==> flow/design.v <==
`default_nettype none
module toHex(
    input wire clk,
    input wire rst,
    input wire [3:0] value,
    output reg [7:0] hexChar
);
    always @(posedge clk) begin
        if (rst)
            hexChar <= "0";
        else
            hexChar <= (value <= 4'd9) ? 8'd48 + value : 8'd55 + value;
    end
endmodule
module flashNavigator
#(
  parameter STARTUP_WAIT = 32'd1000
)
(
    input wire clk,
    input wire rst,
    output reg flashClk,
    input wire flashMiso,
    output reg flashMosi,
    output reg flashCs,
    input wire [5:0] charAddress,
    output reg [7:0] charOutput,
    input wire btn1,
    input wire btn2
);
reg [23:0] readAddress;
localparam [7:0] command = 8'h03;
reg [7:0] currentByteOut;
reg [7:0] currentByteNum;
reg [255:0] dataIn;
reg [255:0] dataInBuffer;
localparam STATE_INIT_POWER = 8'd0;
localparam STATE_LOAD_CMD_TO_SEND = 8'd1;
localparam STATE_SEND = 8'd2;
localparam STATE_LOAD_ADDRESS_TO_SEND = 8'd3;
localparam STATE_READ_DATA = 8'd4;
localparam STATE_DONE = 8'd5;
reg [23:0] dataToSend;
reg [8:0] bitsToSend;
reg [32:0] counter;
reg [2:0] state;
reg [2:0] returnState;
reg dataReady;
always @(posedge clk) begin
if (rst) begin
  flashClk <= 0;
  flashMosi <= 0;
  flashCs <= 1;
  readAddress <= 0;
  currentByteOut <= 0;
  currentByteNum <= 0;
  dataIn <= 0;
  dataInBuffer <= 0;
  dataToSend <= 0;
  bitsToSend <= 0;
  counter <= 0;
  state <= 0;
  returnState <= 0;
  dataReady <= 0;
end
else
case (state)
  STATE_INIT_POWER: begin
    if (counter > STARTUP_WAIT && btn1 == 1 && btn2 == 1) begin
      state <= STATE_LOAD_CMD_TO_SEND;
      counter <= 32'b0;
      dataReady <= 0;
      currentByteNum <= 0;
      currentByteOut <= 0;
    end
    else
      counter <= counter + 1;
  end
  STATE_LOAD_CMD_TO_SEND: begin
      flashCs <= 0;
      dataToSend[23-:8] <= command;
      bitsToSend <= 8;
      state <= STATE_SEND;
      returnState <= STATE_LOAD_ADDRESS_TO_SEND;
  end
  STATE_SEND: begin
    if (counter == 32'd0) begin
      flashClk <= 0;
      flashMosi <= dataToSend[23];
      dataToSend <= {dataToSend[22:0],1'b0};
      bitsToSend <= bitsToSend - 1;
      counter <= 1;
    end
    else begin
      counter <= 32'd0;
      flashClk <= 1;
      if (bitsToSend == 0)
        state <= returnState;
    end
  end
  STATE_LOAD_ADDRESS_TO_SEND: begin
    dataToSend <= readAddress;
    bitsToSend <= 24;
    state <= STATE_SEND;
    returnState <= STATE_READ_DATA;
    currentByteNum <= 0;
  end
  STATE_READ_DATA: begin
    if (counter[0] == 1'd0) begin
      flashClk <= 0;
      counter <= counter + 1;
      if (counter[3:0] == 0 && counter > 0) begin
        dataIn[(currentByteNum << 3)+:8] <= currentByteOut;
        currentByteNum <= currentByteNum + 1;
        if (currentByteNum == 31)
          state <= STATE_DONE;
      end
    end
    else begin
      flashClk <= 1;
      currentByteOut <= {currentByteOut[6:0], flashMiso};
      counter <= counter + 1;
    end
  end
  STATE_DONE: begin
    dataReady <= 1;
    flashCs <= 1;
    dataInBuffer <= dataIn;
    counter <= STARTUP_WAIT;
    if (btn1 == 0) begin 
      readAddress <= readAddress + 24;
      state <= STATE_INIT_POWER;
    end
    else if (btn2 == 0) begin 
      readAddress <= readAddress - 24;
      state <= STATE_INIT_POWER;
    end
  end
  default: ;
endcase
end
wire [7:0] byteDisplayNumber;
wire lowerBit;
wire [7:0] hexCharOutput;
wire [3:0] currentHexVal;
reg [7:0] chosenByte;
wire [7:0] hexChar;
reg [3:0] addrNibble;
always @(*) begin
  case (4'd13 - charAddress[3:0])
    4'd0: addrNibble = readAddress[3:0];
    4'd1: addrNibble = readAddress[7:4];
    4'd2: addrNibble = readAddress[11:8];
    4'd3: addrNibble = readAddress[15:12];
    4'd4: addrNibble = readAddress[19:16];
    4'd5: addrNibble = readAddress[23:20];
    default: addrNibble = 4'd0;
  endcase
end
toHex hexConv(
clk,
rst,
addrNibble,
hexChar
);
always @(posedge clk) begin
if (rst) begin
  chosenByte <= 0;
  charOutput <= 0;
end
else begin
chosenByte <= dataInBuffer[(byteDisplayNumber << 3)+:8];
if (charAddress[5:4] == 2'b11) begin
  case (charAddress[3:0])
    0: charOutput <= "A";
    1: charOutput <= "d";
    2: charOutput <= "d";
    3: charOutput <= "r";
    4: charOutput <= ":";
    6: charOutput <= "0";
    7: charOutput <= "x";
    8,9,10,11,12,13: charOutput <= hexChar;
    15: charOutput <= dataReady ? " " : "L";
    default: charOutput <= " ";
  endcase
end
else
  charOutput <= hexCharOutput;
end
end
assign byteDisplayNumber = {3'b000, charAddress[5:1]};
assign lowerBit = charAddress[0];
assign currentHexVal = lowerBit ? chosenByte[3:0] : chosenByte[7:4];
toHex hexConvert(
clk,
rst,
currentHexVal,
hexCharOutput
);
endmodule
# [Reports on flashNavigator]
# Each step is given for the RTL above and for the edited RTL.
# Lines under "before" count in the file above, lines under "after" in the edited file.
# "delta" is "after" less "before", of the values as shown.
# Library cell names are shortened.
# The mark n/a stands for no value.
[design] design="flashNavigator" clock="clk" cell_library="sky130hd" pvt_corner="tt_025C_1v80"

# [The edit]
# Unified diff, file above to edited file.
# A script made this edit. It changes what the design does and was not meant as an optimisation.
# begin of diff
@@ -177,5 +177,4 @@
     2: charOutput <= "d";
     3: charOutput <= "r";
-    4: charOutput <= ":";
     6: charOutput <= "0";
     7: charOutput <= "x";
# end of diff

# [Word level]
# Counts by Yosys on the flattened word-level netlist (proc, flatten, opt, wreduce; memories kept). Register bits leave out memories and registers merged into their read ports (data or address). Print and check cells are left out.
[word_totals] element="ff_bits" before=660 after=660 delta=0
[word_totals] element="inputBits" before=11 after=11 delta=0
[word_totals] element="output_inout_bits" before=11 after=11 delta=0
[word_totals] element="wordCells" before=147 after=146 delta=-1
[op_classes] element="add_sub_neg" before=11 after=11 delta=0
[op_classes] element="n_cmp" before=4 after=4 delta=0
[op_classes] element="equal" before=35 after=34 delta=-1
[op_classes] element="shifts" before=3 after=3 delta=0
[op_classes] element="n_mux" before=40 after=40 delta=0
[op_classes] element="bitwise" before=4 after=4 delta=0
[op_classes] element="n_reduce_logical" before=31 after=31 delta=0
[op_table] operator="equality test 4 x 3 -> 1 bit with constant B" before=5 after=4 delta=-1
[op_table] operator="case mux 8 bit (select 8 bit)" before=1 after=0 delta=-1
[op_table] operator="case mux 8 bit (select 7 bit)" before=0 after=1 delta=1
# Unchanged operator kinds not shown: 61.

# [Longest topological paths]
# Longest topological path by Yosys (ltp), each cell counted once; first at word level (registers and memories cut), then after technology mapping (sequential cells cut; the memories' decode and read muxes count).
[depth] element="depth_word" before=5 after=5 delta=0
[depth] element="ABC_AREA" before="0" after="0"
[depth] element="mapped_depth" before=15 after=15 delta=0

# [Mapped cells and area]
# Source: synth_stat.txt of the flow (Yosys; design flattened, memories mapped). It holds for the ABC_AREA given above (unset counts as 0); a run with the other value may have another netlist.
[types] cell="o21ai_0" before=152 after=38 delta=-114
[types] cell="nand2_1" before=754 after=815 delta=61
[types] cell="mux2i_1" before=154 after=182 delta=28
[types] cell="a21oi_1" before=453 after=428 delta=-25
[types] cell="clkbuf_1" before=205 after=184 delta=-21
[types] cell="nand3_1" before=59 after=43 delta=-16
[types] cell="nor2_1" before=300 after=285 delta=-15
[types] cell="a211oi_1" before=16 after=31 delta=15
[types] cell="a311oi_1" before=16 after=3 delta=-13
[types] cell="or3_1" before=8 after=19 delta=11
[types] cell="buf_2" before=2 after=13 delta=11
[types] cell="nor3_1" before=26 after=35 delta=9
[types] cell="xor2_1" before=20 after=13 delta=-7
[types] cell="a22oi_1" before=10 after=16 delta=6
[types] cell="nor4_1" before=9 after=15 delta=6
[types] cell="a31oi_1" before=2 after=8 delta=6
[types] cell="nor4_2" before=1 after=7 delta=6
[types] cell="nand4_1" before=12 after=7 delta=-5
# Unchanged cell types not shown: 16.
# The list need not be complete.
[mapped] element="cells" before=3168 after=3144 delta=-24
[mapped] element="yosys_area_um2" before=27048.4 after=27273.7 delta=225.3
[mapped] element="seq_area_um2" before=13012.5 after=13012.5 delta=0.0
[mapped] element="ff_cells" before=650 after=650 delta=0
[mapped] element="buffers" before=238 after=226 delta=-12
# The figures by module come from a second, unflattened synthesis with its own total; it is not the netlist above.
[hier_totals] element="hier_cells" before=3099 after=3052 delta=-47
[hier_totals] element="hier_area_um2" before=27571.4 after=27540.2 delta=-31.2
# Each row is one instance without its submodules.
[by_module_before] mod="flashNavigator" n_inst=1 n_cells=3039 mod_area_um2=26960.9 seq_area_um2=12752.2
[by_module_before] mod="toHex" n_inst=2 n_cells=30 mod_area_um2=305.3 seq_area_um2=140.1
[by_module_after] mod="flashNavigator" n_inst=1 n_cells=2992 mod_area_um2=26929.6 seq_area_um2=12752.2
[by_module_after] mod="toHex" n_inst=2 n_cells=30 mod_area_um2=305.3 seq_area_um2=140.1

# [Path before layout]
# Source: OpenSTA report_checks on the synthesized netlist (no wires, ideal clock, input and output delay 20% of the period each), path of least setup slack; recovery checks are left aside. Register names are those of the netlist, which keeps one name where synthesis merged equal registers.
[synth_path] element="path_type" before="input to register" after="input to register"
[synth_path] element="from" before="input charAddress[1]" after="input charAddress[1]"
[synth_path] element="to" before="register hexConv.hexChar[5]" after="register hexConv.hexChar[1]"
[synth_path] element="tclk_ps" before=10000 after=10000 delta=0
[synth_path] element="setup_time_ps" before=117 after=65 delta=-52
[synth_path] element="t_first_pin_ps" before=2000 after=2000 delta=0
[synth_path] element="t_arrival_ps" before=5688 after=4628 delta=-1060
[synth_path] element="setup_slack_ps" before=4195 after=5307 delta=1112
[synth_path] element="path_delay_ps" before=3805 after=2693 delta=-1112
[synth_path] element="driving_pins" before=15 after=13 delta=-2
[synth_path] element="period_less_setup_slack_ps" before=5805 after=4693 delta=-1112
# "path_delay_ps" = arrival - input delay + setup time.
# "driving_pins" counts driving pins, that of a launching flip-flop among them; a cell with two outputs on the path counts twice.
# "period_less_setup_slack_ps" is the clock period less the worst setup slack; recovery checks do not enter. This is arithmetic on one report: input and output delays are still those of the set period (20% each).
# The rows between start and end are the longest chain of elaborated cells between them; the timing report does not say that the signal goes this way. Where chains are equally long, one stands for them.
# Each line given opens the expression or statement behind the cell; cells for indexed reads and writes are added by Yosys, which also makes memories of some case tables.
[synth_via_before] path_cell_list="buf_1 -> clkbuf_1 -> buf_1 -> inv_1 -> ha_1 -> nor3b_1 -> a22oi_1 -> nand2_1 -> a221oi_1 -> inv_1 -> ha_1 -> or2_2 -> a21oi_1 -> nand2b_1 -> nand2b_1" elab_chain_cells=5 cells_between=12 lines_between=2
[synth_lines_before] element="start, declared" line=26 source="input wire [5:0] charAddress,"
[synth_lines_before] element="subtractor 4 bit" line=150 source="case (4'd13 - charAddress[3:0])"
[synth_lines_before] element="equality test 4 x 3 -> 1 bit" line=150
[synth_lines_before] element="case mux 4 bit (select 6 bit)" line=150
[synth_lines_before] element="adder 6 x 4 -> 7 bit" line=12 source="hexChar <= (value <= 4'd9) ? 8'd48 + value : 8'd55 + value;"
[synth_lines_before] element="2-to-1 mux 8 bit" line=12
[synth_lines_before] element="end, assigned" line=10 source="hexChar <= \"0\";"
[synth_lines_before] element="end, assigned" line=12
[synth_lines_before] element="end, declared" line=6 source="output reg [7:0] hexChar"
[synth_via_after] path_cell_list="clkbuf_1 -> inv_1 -> ha_1 -> clkbuf_1 -> mux2i_1 -> o21ai_0 -> a221oi_1 -> inv_1 -> ha_1 -> or2_2 -> a21o_1 -> mux2_2 -> nor2_1" elab_chain_cells=5 cells_between=12 lines_between=2
[synth_lines_after] element="start, declared" line=26 source="input wire [5:0] charAddress,"
[synth_lines_after] element="subtractor 4 bit" line=150 source="case (4'd13 - charAddress[3:0])"
[synth_lines_after] element="equality test 4 x 3 -> 1 bit" line=150
[synth_lines_after] element="case mux 4 bit (select 6 bit)" line=150
[synth_lines_after] element="adder 6 x 4 -> 7 bit" line=12 source="hexChar <= (value <= 4'd9) ? 8'd48 + value : 8'd55 + value;"
[synth_lines_after] element="2-to-1 mux 8 bit" line=12
[synth_lines_after] element="end, assigned" line=10 source="hexChar <= \"0\";"
[synth_lines_after] element="end, assigned" line=12
[synth_lines_after] element="end, declared" line=6 source="output reg [7:0] hexChar"

# [Worst path after layout]
# From the final timing report of the runs of set A: the path of least setup slack in the routed layout; clock arrival at registers is part of the times.
# The path's times are printed in steps of 10 ps; the period is the one set.
[layout_path] element="path_type" before="register to register" after="register to register"
[layout_path] element="from" before="register currentByteNum[0]" after="register currentByteNum[0]"
[layout_path] element="to" before="register dataIn[209]" after="register dataIn[124]"
[layout_path] element="tclk_ps" before=4870 after=4870 delta=0
[layout_path] element="setup_time_ps" before=80 after=130 delta=50
[layout_path] element="t_first_pin_ps" before=600 after=610 delta=10
[layout_path] element="t_arrival_ps" before=4200 after=4160 delta=-40
[layout_path] element="setup_slack_ps" before=1190 after=1180 delta=-10
[layout_path] element="driving_pins" before=11 after=13 delta=2
# The rows between start and end are the longest chain of elaborated cells between them; the timing report does not say that the signal goes this way. Where chains are equally long, one stands for them.
# A register here has more assigning lines than the two given.
# Lines with a computed index may be missing from the assigning lines.
[layout_via_before] path_cell_list="dfxtp_1 -> inv_1 -> ha_1 -> nor2b_1 -> nor2b_1 -> ha_1 -> nor4_2 -> nand2_1 -> nor2_1 -> nand2_1 -> a21oi_1" elab_chain_cells=5 cells_between=6 lines_between=1
[layout_lines_before] element="start, declared" line=34 source="reg [7:0] currentByteNum;"
[layout_lines_before] element="start, assigned" line=56 source="currentByteNum <= 0;"
[layout_lines_before] element="start, assigned" line=114 source="currentByteNum <= currentByteNum + 1;"
[layout_lines_before] element="negator 8 -> 33 bit" line=113 source="dataIn[(currentByteNum << 3)+:8] <= currentByteOut;"
[layout_lines_before] element="variable shift 8 x 33 -> 256 bit" line=113
[layout_lines_before] element="inverter 256 bit" line=113
[layout_lines_before] element="AND 256 bit" line=113
[layout_lines_before] element="OR 256 bit" line=113
[layout_lines_before] element="end, assigned" line=57 source="dataIn <= 0;"
[layout_lines_before] element="end, declared" line=35 source="reg [255:0] dataIn;"
[layout_via_after] path_cell_list="dfxtp_1 -> inv_1 -> ha_1 -> nand2b_1 -> nor2_1 -> ha_1 -> a21boi_1 -> nand2_1 -> nor2_1 -> buf_4 -> nand2_1 -> mux2i_1 -> nor2_1" elab_chain_cells=5 cells_between=6 lines_between=1
[layout_lines_after] element="start, declared" line=34 source="reg [7:0] currentByteNum;"
[layout_lines_after] element="start, assigned" line=56 source="currentByteNum <= 0;"
[layout_lines_after] element="start, assigned" line=114 source="currentByteNum <= currentByteNum + 1;"
[layout_lines_after] element="negator 8 -> 33 bit" line=113 source="dataIn[(currentByteNum << 3)+:8] <= currentByteOut;"
[layout_lines_after] element="variable shift 8 x 33 -> 256 bit" line=113
[layout_lines_after] element="inverter 256 bit" line=113
[layout_lines_after] element="AND 256 bit" line=113
[layout_lines_after] element="OR 256 bit" line=113
[layout_lines_after] element="end, assigned" line=57 source="dataIn <= 0;"
[layout_lines_after] element="end, declared" line=35 source="reg [255:0] dataIn;"

# [Flow runs]
# Both versions went through the flow (Yosys, OpenROAD) with the same settings in each pair. Constraints: input delay and output delay 20% of the set period each, output load 0.01 pF.
[flow_settings_set_A] CORE_UTILIZATION=40 PLACE_DENSITY=0.6 period_ns=4.87 CAP_MARGIN=20 CORE_MARGIN=2 SLEW_MARGIN=20
[measured_set_A] element="synthesis_area_um2" before=27048.4 after=27273.7 delta=225.3
[measured_set_A] element="die_area_um2" before=69717.1 after=70288.6 delta=571.5
[measured_set_A] element="post_route_stdcell_area_um2" before=30202.7 after=30415.4 delta=212.7
[measured_set_A] element="timing.setup.ws_ps" before=1193 after=1182 delta=-11
[measured_set_A] element="fin_hold_ws_ps" before=436 after=440 delta=4
[measured_set_A] element="period_less_ws_ps" before=3677 after=3688 delta=11
[flow_settings_set_B] ABC_AREA=0 CAP_MARGIN=25 CELL_PAD_IN_SITES_DETAIL_PLACEMENT=1 CELL_PAD_IN_SITES_GLOBAL_PLACEMENT=1 CORE_MARGIN=10 CORE_UTILIZATION=33 CTS_CLUSTER_DIAMETER=52 GPL_ROUTABILITY_DRIVEN=0 MAX_ROUTING_LAYER="met4" PLACE_DENSITY_LB_ADDON=0.23 SLEW_MARGIN=15 period_ns=5.97
[measured_set_B] element="synthesis_area_um2" before=27048.4 after=27273.7 delta=225.3
[measured_set_B] element="die_area_um2" before=93816.6 after=94547.0 delta=730.4
[measured_set_B] element="post_route_stdcell_area_um2" before=31111.1 after=31375.1 delta=264.0
[measured_set_B] element="timing.setup.ws_ps" before=1519 after=2086 delta=567
[measured_set_B] element="fin_hold_ws_ps" before=405 after=418 delta=13
[measured_set_B] element="period_less_ws_ps" before=4451 after=3884 delta=-567
# "period_less_ws_ps" means the clock period less the worst setup slack. The figure is calculated, with input and output delays left at 20% of the set period.
